==> flow/design.v <==
module convolve #(parameter KERNEL_SIZE = 9,
                  parameter DATA_WIDTH  = 8,
                  parameter KDATA_WIDTH = 8,
                  parameter ACTIVATION  = "RELU")
(
   input  logic                   clk,
   input  logic                   rst,
   input  logic                   en_convolve,
   input  logic [0:KERNEL_SIZE-1] [DATA_WIDTH-1:0] image,
   input  logic [0:KERNEL_SIZE-1][KDATA_WIDTH-1:0] kernel,  
   output logic  [DATA_WIDTH-1:0] feature_map,
   output logic                   feature_out
);
function [DATA_WIDTH-1:0] activation;
   input [DATA_WIDTH+KDATA_WIDTH+$clog2(KERNEL_SIZE)-1:0] weighted_inputs;
   begin
      case(ACTIVATION)
         "RELU": begin
            if (weighted_inputs[DATA_WIDTH+KDATA_WIDTH+$clog2(KERNEL_SIZE)-1]) activation = 0;  
            else activation = weighted_inputs[DATA_WIDTH+KDATA_WIDTH-2-1:KDATA_WIDTH-2];      
         end
         "SIGNUM": begin
            if (weighted_inputs[DATA_WIDTH+KDATA_WIDTH+$clog2(KERNEL_SIZE)-1]) activation = 0;  
            else activation = {DATA_WIDTH{1'b1}};
         end
         default: activation = 'h0;
      endcase
   end
endfunction
function [KDATA_WIDTH-1:0] twos_compl;
   input [KDATA_WIDTH-1:0] kernel;
   twos_compl = (~kernel) + 1;
endfunction
logic en_convolve_q;
logic [0:KERNEL_SIZE-1][DATA_WIDTH+KDATA_WIDTH-1:0] feat_mult_c;
logic [0:KERNEL_SIZE-1][DATA_WIDTH+KDATA_WIDTH-1:0] feat_mult_q;
logic [DATA_WIDTH+KDATA_WIDTH+$clog2(KERNEL_SIZE)-1:0] feature_map_c;
logic [0:KERNEL_SIZE-1][KDATA_WIDTH-1:0] kernel_abs;
always_comb begin
   for (int i=0;i<KERNEL_SIZE; i=i+1) begin
      kernel_abs[i] = kernel[i][KDATA_WIDTH-1] ? twos_compl(kernel[i]) : kernel[i];  
   end
end
always_comb begin
   feat_mult_c = 'h0;
   for (int i=0; i<KERNEL_SIZE; i=i+1) begin
      feat_mult_c[i][DATA_WIDTH+KDATA_WIDTH-1]     = kernel[i][KDATA_WIDTH-1];                 
      feat_mult_c[i][DATA_WIDTH+KDATA_WIDTH-2:0]   = image[i]*kernel_abs[i][KDATA_WIDTH-2:0];  
   end
end
always_comb begin
   feature_map_c = 'h0;
   for (int i=0; i<KERNEL_SIZE; i=i+1) begin
      feature_map_c = feat_mult_q[i][DATA_WIDTH+KDATA_WIDTH-1] ? feature_map_c - feat_mult_q[i][DATA_WIDTH+KDATA_WIDTH-2:0]:  
                                                                 feature_map_c + feat_mult_q[i][DATA_WIDTH+KDATA_WIDTH-2:0];   
   end
end
always_ff@(posedge clk) begin
   en_convolve_q <= en_convolve;
end
always_ff@(posedge clk, negedge rst) begin
   if (~rst) begin
      feat_mult_q <= 'h0;
      feature_map <= 'h0;
      feature_out <= 1'b0;
   end
   else begin
      if (en_convolve) begin
         feat_mult_q <= feat_mult_c;
      end
      if (en_convolve_q) begin
         feature_map <= activation(feature_map_c);  
         feature_out <= 1'b1;
      end else begin
         feature_map <= 'h0;
         feature_out <= 1'b0;
      end
   end
end
endmodule
module conv_layer # (parameter KERNEL_SIZE = 3,
                     parameter IMGCOL      = 8,
                     parameter IMGROW      = 8,
                     parameter DATA_WIDTH  = 8,
                     parameter KDATA_WIDTH = 8,
                     parameter ACTIVATION  = "RELU")
(
   input  logic                   clk,
   input  logic                   rst,
   input  logic [0:IMGROW-1][0:IMGCOL-1][DATA_WIDTH-1:0]  image,
   input  logic [0:KERNEL_SIZE-1][0:KERNEL_SIZE-1][KDATA_WIDTH-1:0] kernel,   
   output logic [0:IMGROW-KERNEL_SIZE][0:IMGCOL-KERNEL_SIZE][DATA_WIDTH-1:0]  conv_out,
   output logic                   layer_done_out
);
localparam PAD_SIZE = (KERNEL_SIZE-1)/2;
logic [0:KERNEL_SIZE*KERNEL_SIZE-1][DATA_WIDTH-1:0]  img_window;
logic [0:KERNEL_SIZE*KERNEL_SIZE-1][KDATA_WIDTH-1:0] ker_window;
logic [$clog2(IMGCOL)-1:0] col;
logic [$clog2(IMGROW+1)-1:0] row;
logic [$clog2(IMGCOL-KERNEL_SIZE):0] out_col;
logic [$clog2(IMGROW-KERNEL_SIZE):0] out_row;
logic en_convolve, layer_conv_done, feature_out;
logic [DATA_WIDTH-1:0]  activated_feature;
always_ff@(posedge clk or negedge rst) begin
   if (~rst) begin
      row <= 'h0;
      col <= 'h0;
      layer_conv_done <= 1'b0;
   end
   else begin
      if (row == IMGROW) begin
         row <= 'h0;
         col <= 'h0;
         layer_conv_done <= 1'b1;
      end else if (col==IMGCOL-1) begin
         row <= row+'h1;
         col <= 'h0;
      end else begin
         col <= col+'h1;
         layer_conv_done <= 1'b0;
      end
   end
end
assign layer_done_out = layer_conv_done;
always_comb begin
   for (int i=0; i<KERNEL_SIZE; i=i+1) begin  
      for (int j=0; j<KERNEL_SIZE; j=j+1) begin   
         ker_window[i*KERNEL_SIZE+j] = kernel[i][j];
      end
   end
end
always_ff@(posedge clk or negedge rst) begin
   if (~rst) begin
      img_window  <= 'h0;
      en_convolve <= 1'b0;
   end else begin
      if (row>PAD_SIZE-1 && row<IMGROW-PAD_SIZE &&   
          col>PAD_SIZE-1 && col<IMGCOL-PAD_SIZE)    
      begin
         en_convolve <= 1'b1;
         for (int i=0; i<KERNEL_SIZE; i=i+1) begin  
            for (int j=0; j<KERNEL_SIZE; j=j+1) begin   
               img_window[i*KERNEL_SIZE+j] <= image[row-PAD_SIZE+i][col-PAD_SIZE+j];
            end
         end
      end else begin
         en_convolve <= 1'b0;
         img_window  <= 'h0;
      end
   end
end
convolve #(
   .KERNEL_SIZE (KERNEL_SIZE*KERNEL_SIZE),
   .DATA_WIDTH  (DATA_WIDTH),
   .KDATA_WIDTH (KDATA_WIDTH),
   .ACTIVATION  (ACTIVATION)
) u_convolve (
   .clk          (clk),
   .rst          (rst),
   .en_convolve  (en_convolve),
   .image        (img_window),
   .kernel       (ker_window),
   .feature_map  (activated_feature),
   .feature_out  (feature_out)
);
always_ff@(posedge clk or negedge rst) begin
   if (~rst) begin
      out_row <= 'h0;
      out_col <= 'h0;
   end
   else if (feature_out || layer_conv_done) begin
      if (out_row == IMGROW-KERNEL_SIZE+1 || layer_conv_done) begin
         out_row <= 'h0;
         out_col <= 'h0;
      end else if (out_col==IMGCOL-KERNEL_SIZE) begin
         out_row <= out_row+'h1;
         out_col <= 'h0;
      end else begin
         out_col <= out_col+'h1;
      end
   end
end
always_ff@(posedge clk or negedge rst) begin
   if (~rst) begin
      conv_out <= 'h0;
   end else if (out_row <= IMGROW-KERNEL_SIZE && out_col <= IMGCOL-KERNEL_SIZE) begin
      conv_out[out_row][out_col] <= activated_feature;
   end
end
endmodule
module conv_top (
   input  logic         clk,
   input  logic         rst,
   input  logic [511:0] image,
   input  logic [71:0]  kernel,
   output logic [287:0] conv_out,
   output logic         layer_done_out
);
logic [0:7][0:7][7:0] image_a;
logic [0:2][0:2][7:0] kernel_a;
logic [0:5][0:5][7:0] conv_out_a;
always_comb begin
   for (int r=0; r<8; r++)
      for (int c=0; c<8; c++)
         image_a[r][c] = image[(r*8+c)*8 +: 8];
   for (int i=0; i<3; i++)
      for (int j=0; j<3; j++)
         kernel_a[i][j] = kernel[(i*3+j)*8 +: 8];
   for (int r=0; r<6; r++)
      for (int c=0; c<6; c++)
         conv_out[(r*6+c)*8 +: 8] = conv_out_a[r][c];
end
conv_layer #(
   .KERNEL_SIZE (3),
   .IMGCOL      (8),
   .IMGROW      (8),
   .DATA_WIDTH  (8),
   .KDATA_WIDTH (8),
   .ACTIVATION  ("RELU")
) u_conv_layer (
   .clk            (clk),
   .rst            (rst),
   .image          (image_a),
   .kernel         (kernel_a),
   .conv_out       (conv_out_a),
   .layer_done_out (layer_done_out)
);
endmodule
Memo
Re: synthesis data of conv_top

[Step by step through the tools: conv_top]
Tool output for the design above before and after an edit, in the order of the flow.
Lines under "unedited" count in the file above, lines under "edited" in the edited file.
"difference": "edited" minus "unedited" as printed here. "relative change": 100 x difference / "unedited".
Cell names lack the library's common part.
The mark - stands for no value.
Set-up
  design top: conv_top
  clock: clk
  cell library: sky130hd
  timing corner: tt_025C_1v80

[The edit]
Unified diff, file above to edited file.
A script made this edit. It changes what the design does and was not meant as an optimisation.
begin of diff
@@ -194,7 +194,9 @@
    input  logic [511:0] image,
    input  logic [71:0]  kernel,
-   output logic [287:0] conv_out,
+   output logic [287:0] conv_out_o,
    output logic         layer_done_out
 );
+logic [287:0] conv_out;
+always @(posedge clk) conv_out_o <= conv_out;
 logic [0:7][0:7][7:0] image_a;
 logic [0:2][0:2][7:0] kernel_a;
end of diff

[Word level]
Source: Yosys, flattened and elaborated, memories not mapped. Widths are those after wreduce. Registers that Yosys merges into a memory's read port (data or address) are not register bits. Print and check cells do not count. Equal cells are merged and count once.
Cells by class
  order comparisons: unedited 6, edited 6, difference 0, relative change 0.00%
  equal/unequal tests: unedited 5, edited 5, difference 0, relative change 0.00%
  $mul: unedited 10, edited 10, difference 0, relative change 0.00%
  add/subtract/negate cells: unedited 55, edited 55, difference 0, relative change 0.00%
  shift operators: unedited 11, edited 11, difference 0, relative change 0.00%
  mux-type cells: unedited 41, edited 41, difference 0, relative change 0.00%
  bitwise gates (word level): unedited 12, edited 12, difference 0, relative change 0.00%
  reduce/logical cells: unedited 9, edited 9, difference 0, relative change 0.00%
Operators by type and width
  8-bit 2-to-1 mux: unedited 11, edited 11, difference 0, relative change 0.00%
  32-bit adder: unedited 10, edited 10, difference 0, relative change 0.00%
  7-bit by 1-bit adder with 7-bit output with constant B: unedited 9, edited 9, difference 0, relative change 0.00%
  8-bit by 7-bit multiplier with 15-bit output: unedited 9, edited 9, difference 0, relative change 0.00%
  20-bit 2-to-1 mux: unedited 9, edited 9, difference 0, relative change 0.00%
  7-bit 2-to-1 mux: unedited 9, edited 9, difference 0, relative change 0.00%
  7-bit NOT: unedited 9, edited 9, difference 0, relative change 0.00%
  512-bit by 32-bit variable part select with 8-bit output: unedited 9, edited 9, difference 0, relative change 0.00%
  20-bit by 15-bit adder with 20-bit output: unedited 8, edited 8, difference 0, relative change 0.00%
  20-bit by 15-bit subtractor with 20-bit output: unedited 8, edited 8, difference 0, relative change 0.00%
  4-bit 2-to-1 mux: unedited 6, edited 6, difference 0, relative change 0.00%
  1-bit logical AND: unedited 4, edited 4, difference 0, relative change 0.00%
  1-bit 2-to-1 mux: unedited 4, edited 4, difference 0, relative change 0.00%
  4-bit by 1-bit adder with 4-bit output with constant B: unedited 3, edited 3, difference 0, relative change 0.00%
  3-bit by 26-bit subtractor with 26-bit output with constant A: unedited 3, edited 3, difference 0, relative change 0.00%
  3-bit by 29-bit subtractor with 29-bit output with constant A: unedited 3, edited 3, difference 0, relative change 0.00%
  4-bit by 3-bit equality test with 1-bit output with constant B: unedited 2, edited 2, difference 0, relative change 0.00%
  4-bit by 3-bit less-or-equal comparator with 1-bit output with constant B: unedited 2, edited 2, difference 0, relative change 0.00%
  1-bit logical OR: unedited 2, edited 2, difference 0, relative change 0.00%
  3-bit 2-to-1 mux: unedited 2, edited 2, difference 0, relative change 0.00%
  2-bit nonzero test: unedited 2, edited 2, difference 0, relative change 0.00%
  3-bit by 4-bit subtractor with 5-bit output with constant A: unedited 2, edited 2, difference 0, relative change 0.00%
  26-bit by 1-bit adder with 26-bit output with constant B: unedited 1, edited 1, difference 0, relative change 0.00%
  26-bit by 2-bit adder with 26-bit output with constant B: unedited 1, edited 1, difference 0, relative change 0.00%
  29-bit by 1-bit adder with 29-bit output with constant B: unedited 1, edited 1, difference 0, relative change 0.00%
  29-bit by 2-bit adder with 29-bit output with constant B: unedited 1, edited 1, difference 0, relative change 0.00%
  3-bit by 1-bit adder with 3-bit output with constant B: unedited 1, edited 1, difference 0, relative change 0.00%
  288-bit bitwise AND: unedited 1, edited 1, difference 0, relative change 0.00%
The list need not be complete.
Storage and ports
  input port bits: unedited 586, edited 586, difference 0, relative change 0.00%
  cells after elaboration: unedited 161, edited 162, difference +1, relative change +0.62%
  bits in registers: unedited 531, edited 819, difference +288, relative change +54.24%
  output and inout port bits: unedited 289, edited 289, difference 0, relative change 0.00%

[Logic depth]
Yosys ltp: most cells in a row. Word level: on the elaborated netlist, between registers, memories and ports. Mapped: between sequential cells and ports; inverters and the memories' decode and read muxes count.
Depth
  depth in word-level cells: unedited 20, edited 20, difference 0, relative change 0.00%
  ABC_AREA: unedited 0, edited 0
  mapped depth: unedited 57, edited 54, difference -3, relative change -5.26%
  mapped depth without buffers: unedited 57, edited 54, difference -3, relative change -5.26%

[Netlist]
Yosys stat after the flow's synthesis: flattened, memories mapped to cells. It holds for the ABC_AREA given above (unset counts as 0); a run with the other value may have another netlist.
Cell types
  dfxtp_1: unedited 1, edited 289, difference +288, relative change +28800.00%
  nand2_1: unedited 705, edited 617, difference -88, relative change -12.48%
  nor2_1: unedited 388, edited 345, difference -43, relative change -11.08%
  mux2_2: unedited 515, edited 540, difference +25, relative change +4.85%
  inv_1: unedited 494, edited 517, difference +23, relative change +4.66%
  nor3_1: unedited 85, edited 102, difference +17, relative change +20.00%
  xor2_1: unedited 85, edited 69, difference -16, relative change -18.82%
  a211oi_1: unedited 78, edited 93, difference +15, relative change +19.23%
  o21ai_0: unedited 167, edited 181, difference +14, relative change +8.38%
  nor2_2: unedited 0, edited 14, difference +14
  a31o_2: unedited 15, edited 27, difference +12, relative change +80.00%
  and2_1: unedited 224, edited 235, difference +11, relative change +4.91%
  o21bai_1: unedited 91, edited 80, difference -11, relative change -12.09%
  a31oi_1: unedited 19, edited 30, difference +11, relative change +57.89%
  and3_1: unedited 25, edited 15, difference -10, relative change -40.00%
  nand4_4: unedited 10, edited 1, difference -9, relative change -90.00%
  buf_1: unedited 66, edited 58, difference -8, relative change -12.12%
  nand4_2: unedited 9, edited 1, difference -8, relative change -88.89%
The list need not be complete.
Mapped netlist
  chip area (Yosys) (µm²): unedited 61027.3, edited 66951.7, difference +5924.4, relative change +9.71%
  sequential part of the area (µm²): unedited 13282.7, edited 19048.3, difference +5765.6, relative change +43.41%
  standard cells after synthesis: unedited 6222, edited 6494, difference +272, relative change +4.37%
  flip-flops: unedited 531, edited 819, difference +288, relative change +54.24%
  buffer cells: unedited 268, edited 260, difference -8, relative change -2.99%
By module: a second synthesis without flattening, with its own total; a netlist apart from the flattened one above.
Second synthesis, totals
  cell total of the unflattened synthesis: unedited 6053, edited 6341, difference +288, relative change +4.76%
  area total of the unflattened synthesis (µm²): unedited 61280.0, edited 67045.6, difference +5765.6, relative change +9.41%
Rows give one instance, submodules left out.
Modules, unedited
  conv_layer: times used 1, area 30883.4 µm², sequential area 9434.0 µm², cells 2460
  convolve: times used 1, area 30396.7 µm², sequential area 3848.7 µm², cells 3593
  conv_top: times used 1, area 0.0 µm², sequential area 0.0 µm², cells 0
Modules, edited
  conv_layer: times used 1, area 30883.4 µm², sequential area 9434.0 µm², cells 2460
  convolve: times used 1, area 30396.7 µm², sequential area 3848.7 µm², cells 3593
  conv_top: times used 1, area 5765.5 µm², sequential area 5765.5 µm², cells 288

[Worst setup path after synthesis]
Path of least setup slack by OpenSTA after synthesis, without wires, with an ideal clock, recovery checks aside; 20% of the period is set as input and as output delay. Where synthesis merged equal registers, the netlist keeps one of their names.
Timing path after synthesis
  path type: unedited register to register, edited register to register
  start: unedited register u_conv_layer.u_convolve.feat_mult_q, edited register u_conv_layer.u_convolve.feat_mult_q
  end: unedited register u_conv_layer.u_convolve.feature_map[0], edited register u_conv_layer.u_convolve.feature_map[5]
  path buffers: unedited 0, edited 0, difference 0
  delay of the path (ns): unedited 10.065, edited 10.309, difference +0.244, relative change +2.42%
  stages: unedited 50, edited 50, difference 0, relative change 0.00%
  clock period (ns): unedited 11.0, edited 11.0, difference 0.0, relative change 0.00%
  setup time (ns): unedited 0.132, edited 0.105, difference -0.027
  launch time at the first pin (ns): unedited 0.000, edited 0.000, difference 0.000
  data required time (ns): unedited 10.868, edited 10.895, difference +0.027, relative change +0.25%
  slack (ns): unedited 0.935, edited 0.690, difference -0.245
  arrival (ns): unedited 9.933, edited 10.204, difference +0.271, relative change +2.73%
  synthesis period reached (ns): unedited 10.065, edited 10.31, difference +0.245, relative change +2.43%
"delay of the path" is the arrival time less input delay plus setup time.
"stages" counts driving pins, that of a launching flip-flop among them; a cell with two outputs on the path counts twice.
"synthesis period reached" = period - worst setup slack (recovery checks aside). The figure is calculated, with input and output delays left at 20% of the set period.
Where an end lacks its bit number, it is one bit of the signal, or one of the new flip-flops if synthesis recoded a state register.
The rows between start and end are the longest chain of elaborated cells between them; the timing report does not say that the signal goes this way. Where chains are equally long, one stands for them.
Each line given opens the expression or statement behind the cell; cells for indexed reads and writes are added by Yosys, which also makes memories of some case tables.
A register here has more assigning lines than the two given.
On the way, after synthesis, unedited
  cell sequence: dfrtp_1 inv_1 ha_1 mux2_2 fa_1 nor2b_1 o21ai_0 a21boi_0 o21ai_0 a21boi_0 o21a_1 nor2_1 o21ai_0 a21oi_1 ha_1 or3_1 a311oi_1 nor3_1 [14 not listed] nand2_1 or2_2 o21ai_0 xnor2_1 ha_1 o21a_1 nor2_1 a21oi_1 xnor2_1 ha_1 o2111ai_1 o21ai_0 a31oi_1 xnor3_1 xnor2_1 xnor3_1 xnor2_2 nor2_1
  cells in the longest elaborated chain: 18
  elaborated cells between the ends (all ways): 26
  RTL lines with such cells: 4
  classes of those cells: add/sub: 16; mux: 10
Ends and longest elaborated chain, after synthesis, unedited
  from (decl): RTL line 36  | logic [0:KERNEL_SIZE-1][DATA_WIDTH+KDATA_WIDTH-1:0] feat_mult_q;
  from (assign): RTL line 63  | feat_mult_q <= 'h0;
  from (assign): RTL line 69  | feat_mult_q <= feat_mult_c;
  20-bit by 15-bit adder with 20-bit output: RTL line 55  | feature_map_c + feat_mult_q[i][DATA_WIDTH+KDATA_WIDTH-2:0];
  20-bit 2-to-1 mux: RTL line 54  | feature_map_c = feat_mult_q[i][DATA_WIDTH+KDATA_WIDTH-1] ? feature_map_c - feat_mult_q[i][DATA_WIDTH+KDATA_WID ...
  20-bit by 15-bit adder with 20-bit output: RTL line 55
  20-bit 2-to-1 mux: RTL line 54
  20-bit by 15-bit adder with 20-bit output: RTL line 55
  20-bit 2-to-1 mux: RTL line 54
  20-bit by 15-bit adder with 20-bit output: RTL line 55
  [4 not listed]
  20-bit 2-to-1 mux: RTL line 54
  20-bit by 15-bit adder with 20-bit output: RTL line 55
  20-bit 2-to-1 mux: RTL line 54
  20-bit by 15-bit adder with 20-bit output: RTL line 55
  20-bit 2-to-1 mux: RTL line 54
  8-bit 2-to-1 mux: RTL line 19  | if (weighted_inputs[DATA_WIDTH+KDATA_WIDTH+$clog2(KERNEL_SIZE)-1]) activation = 0;
  8-bit 2-to-1 mux: RTL line 71  | if (en_convolve_q) begin
  to (assign): RTL line 72  | feature_map <= activation(feature_map_c);
  to (assign): RTL line 75  | feature_map <= 'h0;
  to (decl): RTL line 11  | output logic  [DATA_WIDTH-1:0] feature_map,
On the way, after synthesis, edited
  cell sequence: dfrtp_1 inv_1 ha_1 mux2_2 fa_1 nor2b_1 o21ai_0 a21boi_0 o21ai_0 a21boi_0 nor2_1 ha_1 or4_1 o21a_1 xor2_1 ha_1 a31oi_1 nand2_1 [14 not listed] xnor2_1 ha_1 and3_1 a311oi_1 xnor2_1 ha_1 a21oi_1 o41ai_1 a21oi_1 xnor2_1 ha_1 o2111ai_1 a31oi_1 a211oi_1 xor2_1 xnor3_1 xnor3_1 nor4b_1
  cells in the longest elaborated chain: 18
  elaborated cells between the ends (all ways): 26
  RTL lines with such cells: 4
  classes of those cells: add/sub: 16; mux: 10
Ends and longest elaborated chain, after synthesis, edited
  from (decl): RTL line 36  | logic [0:KERNEL_SIZE-1][DATA_WIDTH+KDATA_WIDTH-1:0] feat_mult_q;
  from (assign): RTL line 63  | feat_mult_q <= 'h0;
  from (assign): RTL line 69  | feat_mult_q <= feat_mult_c;
  20-bit by 15-bit adder with 20-bit output: RTL line 55  | feature_map_c + feat_mult_q[i][DATA_WIDTH+KDATA_WIDTH-2:0];
  20-bit 2-to-1 mux: RTL line 54  | feature_map_c = feat_mult_q[i][DATA_WIDTH+KDATA_WIDTH-1] ? feature_map_c - feat_mult_q[i][DATA_WIDTH+KDATA_WID ...
  20-bit by 15-bit adder with 20-bit output: RTL line 55
  20-bit 2-to-1 mux: RTL line 54
  20-bit by 15-bit adder with 20-bit output: RTL line 55
  20-bit 2-to-1 mux: RTL line 54
  20-bit by 15-bit adder with 20-bit output: RTL line 55
  [4 not listed]
  20-bit 2-to-1 mux: RTL line 54
  20-bit by 15-bit adder with 20-bit output: RTL line 55
  20-bit 2-to-1 mux: RTL line 54
  20-bit by 15-bit adder with 20-bit output: RTL line 55
  20-bit 2-to-1 mux: RTL line 54
  8-bit 2-to-1 mux: RTL line 19  | if (weighted_inputs[DATA_WIDTH+KDATA_WIDTH+$clog2(KERNEL_SIZE)-1]) activation = 0;
  8-bit 2-to-1 mux: RTL line 71  | if (en_convolve_q) begin
  to (assign): RTL line 72  | feature_map <= activation(feature_map_c);
  to (assign): RTL line 75  | feature_map <= 'h0;
  to (decl): RTL line 11  | output logic  [DATA_WIDTH-1:0] feature_map,

[Path in the finished layout]
Path of least setup slack in the final report of each run of set A (OpenROAD, finished layout, wires in). Where an end is a register, its clock arrival counts in the times.
Timing path after layout
  path type: unedited register to register, edited register to register
  start: unedited register u_conv_layer.u_convolve.feat_mult_q, edited register u_conv_layer.u_convolve.feat_mult_q
  end: unedited register u_conv_layer.u_convolve.feature_map[0], edited register u_conv_layer.u_convolve.feature_map[3]
  arrival (ns): unedited 10.76, edited 10.92, difference +0.16, relative change +1.49%
  launch time at the first pin (ns): unedited 0.65, edited 0.69, difference +0.04, relative change +6.15%
  path buffers: unedited 0, edited 2, difference +2
  slack (ns): unedited 0.75, edited 0.64, difference -0.11
  setup time (ns): unedited 0.13, edited 0.10, difference -0.03
  stages: unedited 54, edited 50, difference -4, relative change -7.41%
  clock period (ns): unedited 11.0, edited 11.0, difference 0.0, relative change 0.00%
  data required time (ns): unedited 11.51, edited 11.55, difference +0.04, relative change +0.35%
Where an end lacks its bit number, it is one bit of the signal, or one of the new flip-flops if synthesis recoded a state register.
The rows between start and end are the longest chain of elaborated cells between them; the timing report does not say that the signal goes this way. Where chains are equally long, one stands for them.
A register here has more assigning lines than the two given.
On the way, after layout, unedited
  cell sequence: dfrtp_1 inv_1 ha_1 mux2_2 inv_1 ha_1 a21o_1 a21oi_1 xnor2_1 ha_1 a21boi_2 nor2_1 ha_1 o21a_1 o31a_1 a21oi_1 ha_1 o21a_1 [18 not listed] o21ai_0 a21oi_1 o21ai_2 xnor2_1 ha_1 o21a_1 nor2_1 a21oi_1 xnor2_1 ha_1 o2111ai_1 o21ai_0 a31oi_1 xnor3_1 xnor2_1 xnor3_2 xnor2_4 nor2_1
  cells in the longest elaborated chain: 18
  elaborated cells between the ends (all ways): 26
  RTL lines with such cells: 4
  classes of those cells: add/sub: 16; mux: 10
Ends and longest elaborated chain, after layout, unedited
  from (decl): RTL line 36  | logic [0:KERNEL_SIZE-1][DATA_WIDTH+KDATA_WIDTH-1:0] feat_mult_q;
  from (assign): RTL line 63  | feat_mult_q <= 'h0;
  from (assign): RTL line 69  | feat_mult_q <= feat_mult_c;
  20-bit by 15-bit adder with 20-bit output: RTL line 55  | feature_map_c + feat_mult_q[i][DATA_WIDTH+KDATA_WIDTH-2:0];
  20-bit 2-to-1 mux: RTL line 54  | feature_map_c = feat_mult_q[i][DATA_WIDTH+KDATA_WIDTH-1] ? feature_map_c - feat_mult_q[i][DATA_WIDTH+KDATA_WID ...
  20-bit by 15-bit adder with 20-bit output: RTL line 55
  20-bit 2-to-1 mux: RTL line 54
  20-bit by 15-bit adder with 20-bit output: RTL line 55
  20-bit 2-to-1 mux: RTL line 54
  20-bit by 15-bit adder with 20-bit output: RTL line 55
  [4 not listed]
  20-bit 2-to-1 mux: RTL line 54
  20-bit by 15-bit adder with 20-bit output: RTL line 55
  20-bit 2-to-1 mux: RTL line 54
  20-bit by 15-bit adder with 20-bit output: RTL line 55
  20-bit 2-to-1 mux: RTL line 54
  8-bit 2-to-1 mux: RTL line 19  | if (weighted_inputs[DATA_WIDTH+KDATA_WIDTH+$clog2(KERNEL_SIZE)-1]) activation = 0;
  8-bit 2-to-1 mux: RTL line 71  | if (en_convolve_q) begin
  to (assign): RTL line 72  | feature_map <= activation(feature_map_c);
  to (assign): RTL line 75  | feature_map <= 'h0;
  to (decl): RTL line 11  | output logic  [DATA_WIDTH-1:0] feature_map,
On the way, after layout, edited
  cell sequence: dfrtp_1 inv_1 ha_1 mux2_2 fa_1 nor2b_1 o21ai_1 a21boi_2 o21ai_1 a21boi_1 nor2_1 ha_1 or4_1 o21a_1 xor2_1 ha_1 o2111ai_1 nand2_1 [14 not listed] xnor2_1 ha_1 and3_1 a311oi_2 buf_4 xnor2_1 ha_1 a21oi_2 buf_4 nand2_1 xor2_1 ha_1 a21o_1 a211oi_2 xor2_1 xnor3_1 xnor3_2 nor4b_1
  cells in the longest elaborated chain: 18
  elaborated cells between the ends (all ways): 26
  RTL lines with such cells: 4
  classes of those cells: add/sub: 16; mux: 10
Ends and longest elaborated chain, after layout, edited
  from (decl): RTL line 36  | logic [0:KERNEL_SIZE-1][DATA_WIDTH+KDATA_WIDTH-1:0] feat_mult_q;
  from (assign): RTL line 63  | feat_mult_q <= 'h0;
  from (assign): RTL line 69  | feat_mult_q <= feat_mult_c;
  20-bit by 15-bit adder with 20-bit output: RTL line 55  | feature_map_c + feat_mult_q[i][DATA_WIDTH+KDATA_WIDTH-2:0];
  20-bit 2-to-1 mux: RTL line 54  | feature_map_c = feat_mult_q[i][DATA_WIDTH+KDATA_WIDTH-1] ? feature_map_c - feat_mult_q[i][DATA_WIDTH+KDATA_WID ...
  20-bit by 15-bit adder with 20-bit output: RTL line 55
  20-bit 2-to-1 mux: RTL line 54
  20-bit by 15-bit adder with 20-bit output: RTL line 55
  20-bit 2-to-1 mux: RTL line 54
  20-bit by 15-bit adder with 20-bit output: RTL line 55
  [4 not listed]
  20-bit 2-to-1 mux: RTL line 54
  20-bit by 15-bit adder with 20-bit output: RTL line 55
  20-bit 2-to-1 mux: RTL line 54
  20-bit by 15-bit adder with 20-bit output: RTL line 55
  20-bit 2-to-1 mux: RTL line 54
  8-bit 2-to-1 mux: RTL line 19  | if (weighted_inputs[DATA_WIDTH+KDATA_WIDTH+$clog2(KERNEL_SIZE)-1]) activation = 0;
  8-bit 2-to-1 mux: RTL line 71  | if (en_convolve_q) begin
  to (assign): RTL line 72  | feature_map <= activation(feature_map_c);
  to (assign): RTL line 75  | feature_map <= 'h0;
  to (decl): RTL line 11  | output logic  [DATA_WIDTH-1:0] feature_map,

[Measured runs]
Both versions went through the flow (Yosys, OpenROAD) with the same settings in each pair. Constraints: input delay and output delay 20% of the set period each, output load 0.01 pF.
Flow settings, set A
  CORE_UTILIZATION: 40
  PLACE_DENSITY: 0.6
  period_ns: 11.0
  CAP_MARGIN: 20
  CORE_MARGIN: 2
  SLEW_MARGIN: 20
Results, set A
  chip area after synthesis (Yosys) (µm²): unedited 61027.3, edited 66951.7, difference +5924.4, relative change +9.71%
  worst slack on setup checks (ns): unedited 0.749, edited 0.637, difference -0.112
  standard-cell area after layout (µm²): unedited 74562.8, edited 81648.3, difference +7085.5, relative change +9.50%
  total die area (µm²): unedited 155709.0, edited 170668.0, difference +14959.0, relative change +9.61%
  utilization of the finished layout (%): unedited 49.1, edited 49.0, difference -0.1
  total negative slack on setup checks (ns): unedited 0.000, edited 0.000, difference 0.000
Flow settings, set B
  ABC_AREA: 1
  CELL_PAD_IN_SITES_GLOBAL_PLACEMENT: 3
  CORE_MARGIN: 4
  CORE_UTILIZATION: 37
  CTS_CLUSTER_SIZE: 24
  GPL_ROUTABILITY_DRIVEN: 0
  PLACE_DENSITY_LB_ADDON: 0.13
  SETUP_SLACK_MARGIN: 3.59
  period_ns: 15.7
  CAP_MARGIN: 20
  SLEW_MARGIN: 20
Results, set B
  chip area after synthesis (Yosys) (µm²): unedited 65467.8, edited 71345.9, difference +5878.1, relative change +8.98%
  worst slack on setup checks (ns): unedited 4.974, edited 4.820, difference -0.154
  standard-cell area after layout (µm²): unedited 78654.2, edited 85938.7, difference +7284.5, relative change +9.26%
  total die area (µm²): unedited 183732.0, edited 199916.0, difference +16184.0, relative change +8.81%
  utilization of the finished layout (%): unedited 44.7, edited 45.0, difference +0.3
  total negative slack on setup checks (ns): unedited 0.000, edited 0.000, difference 0.000
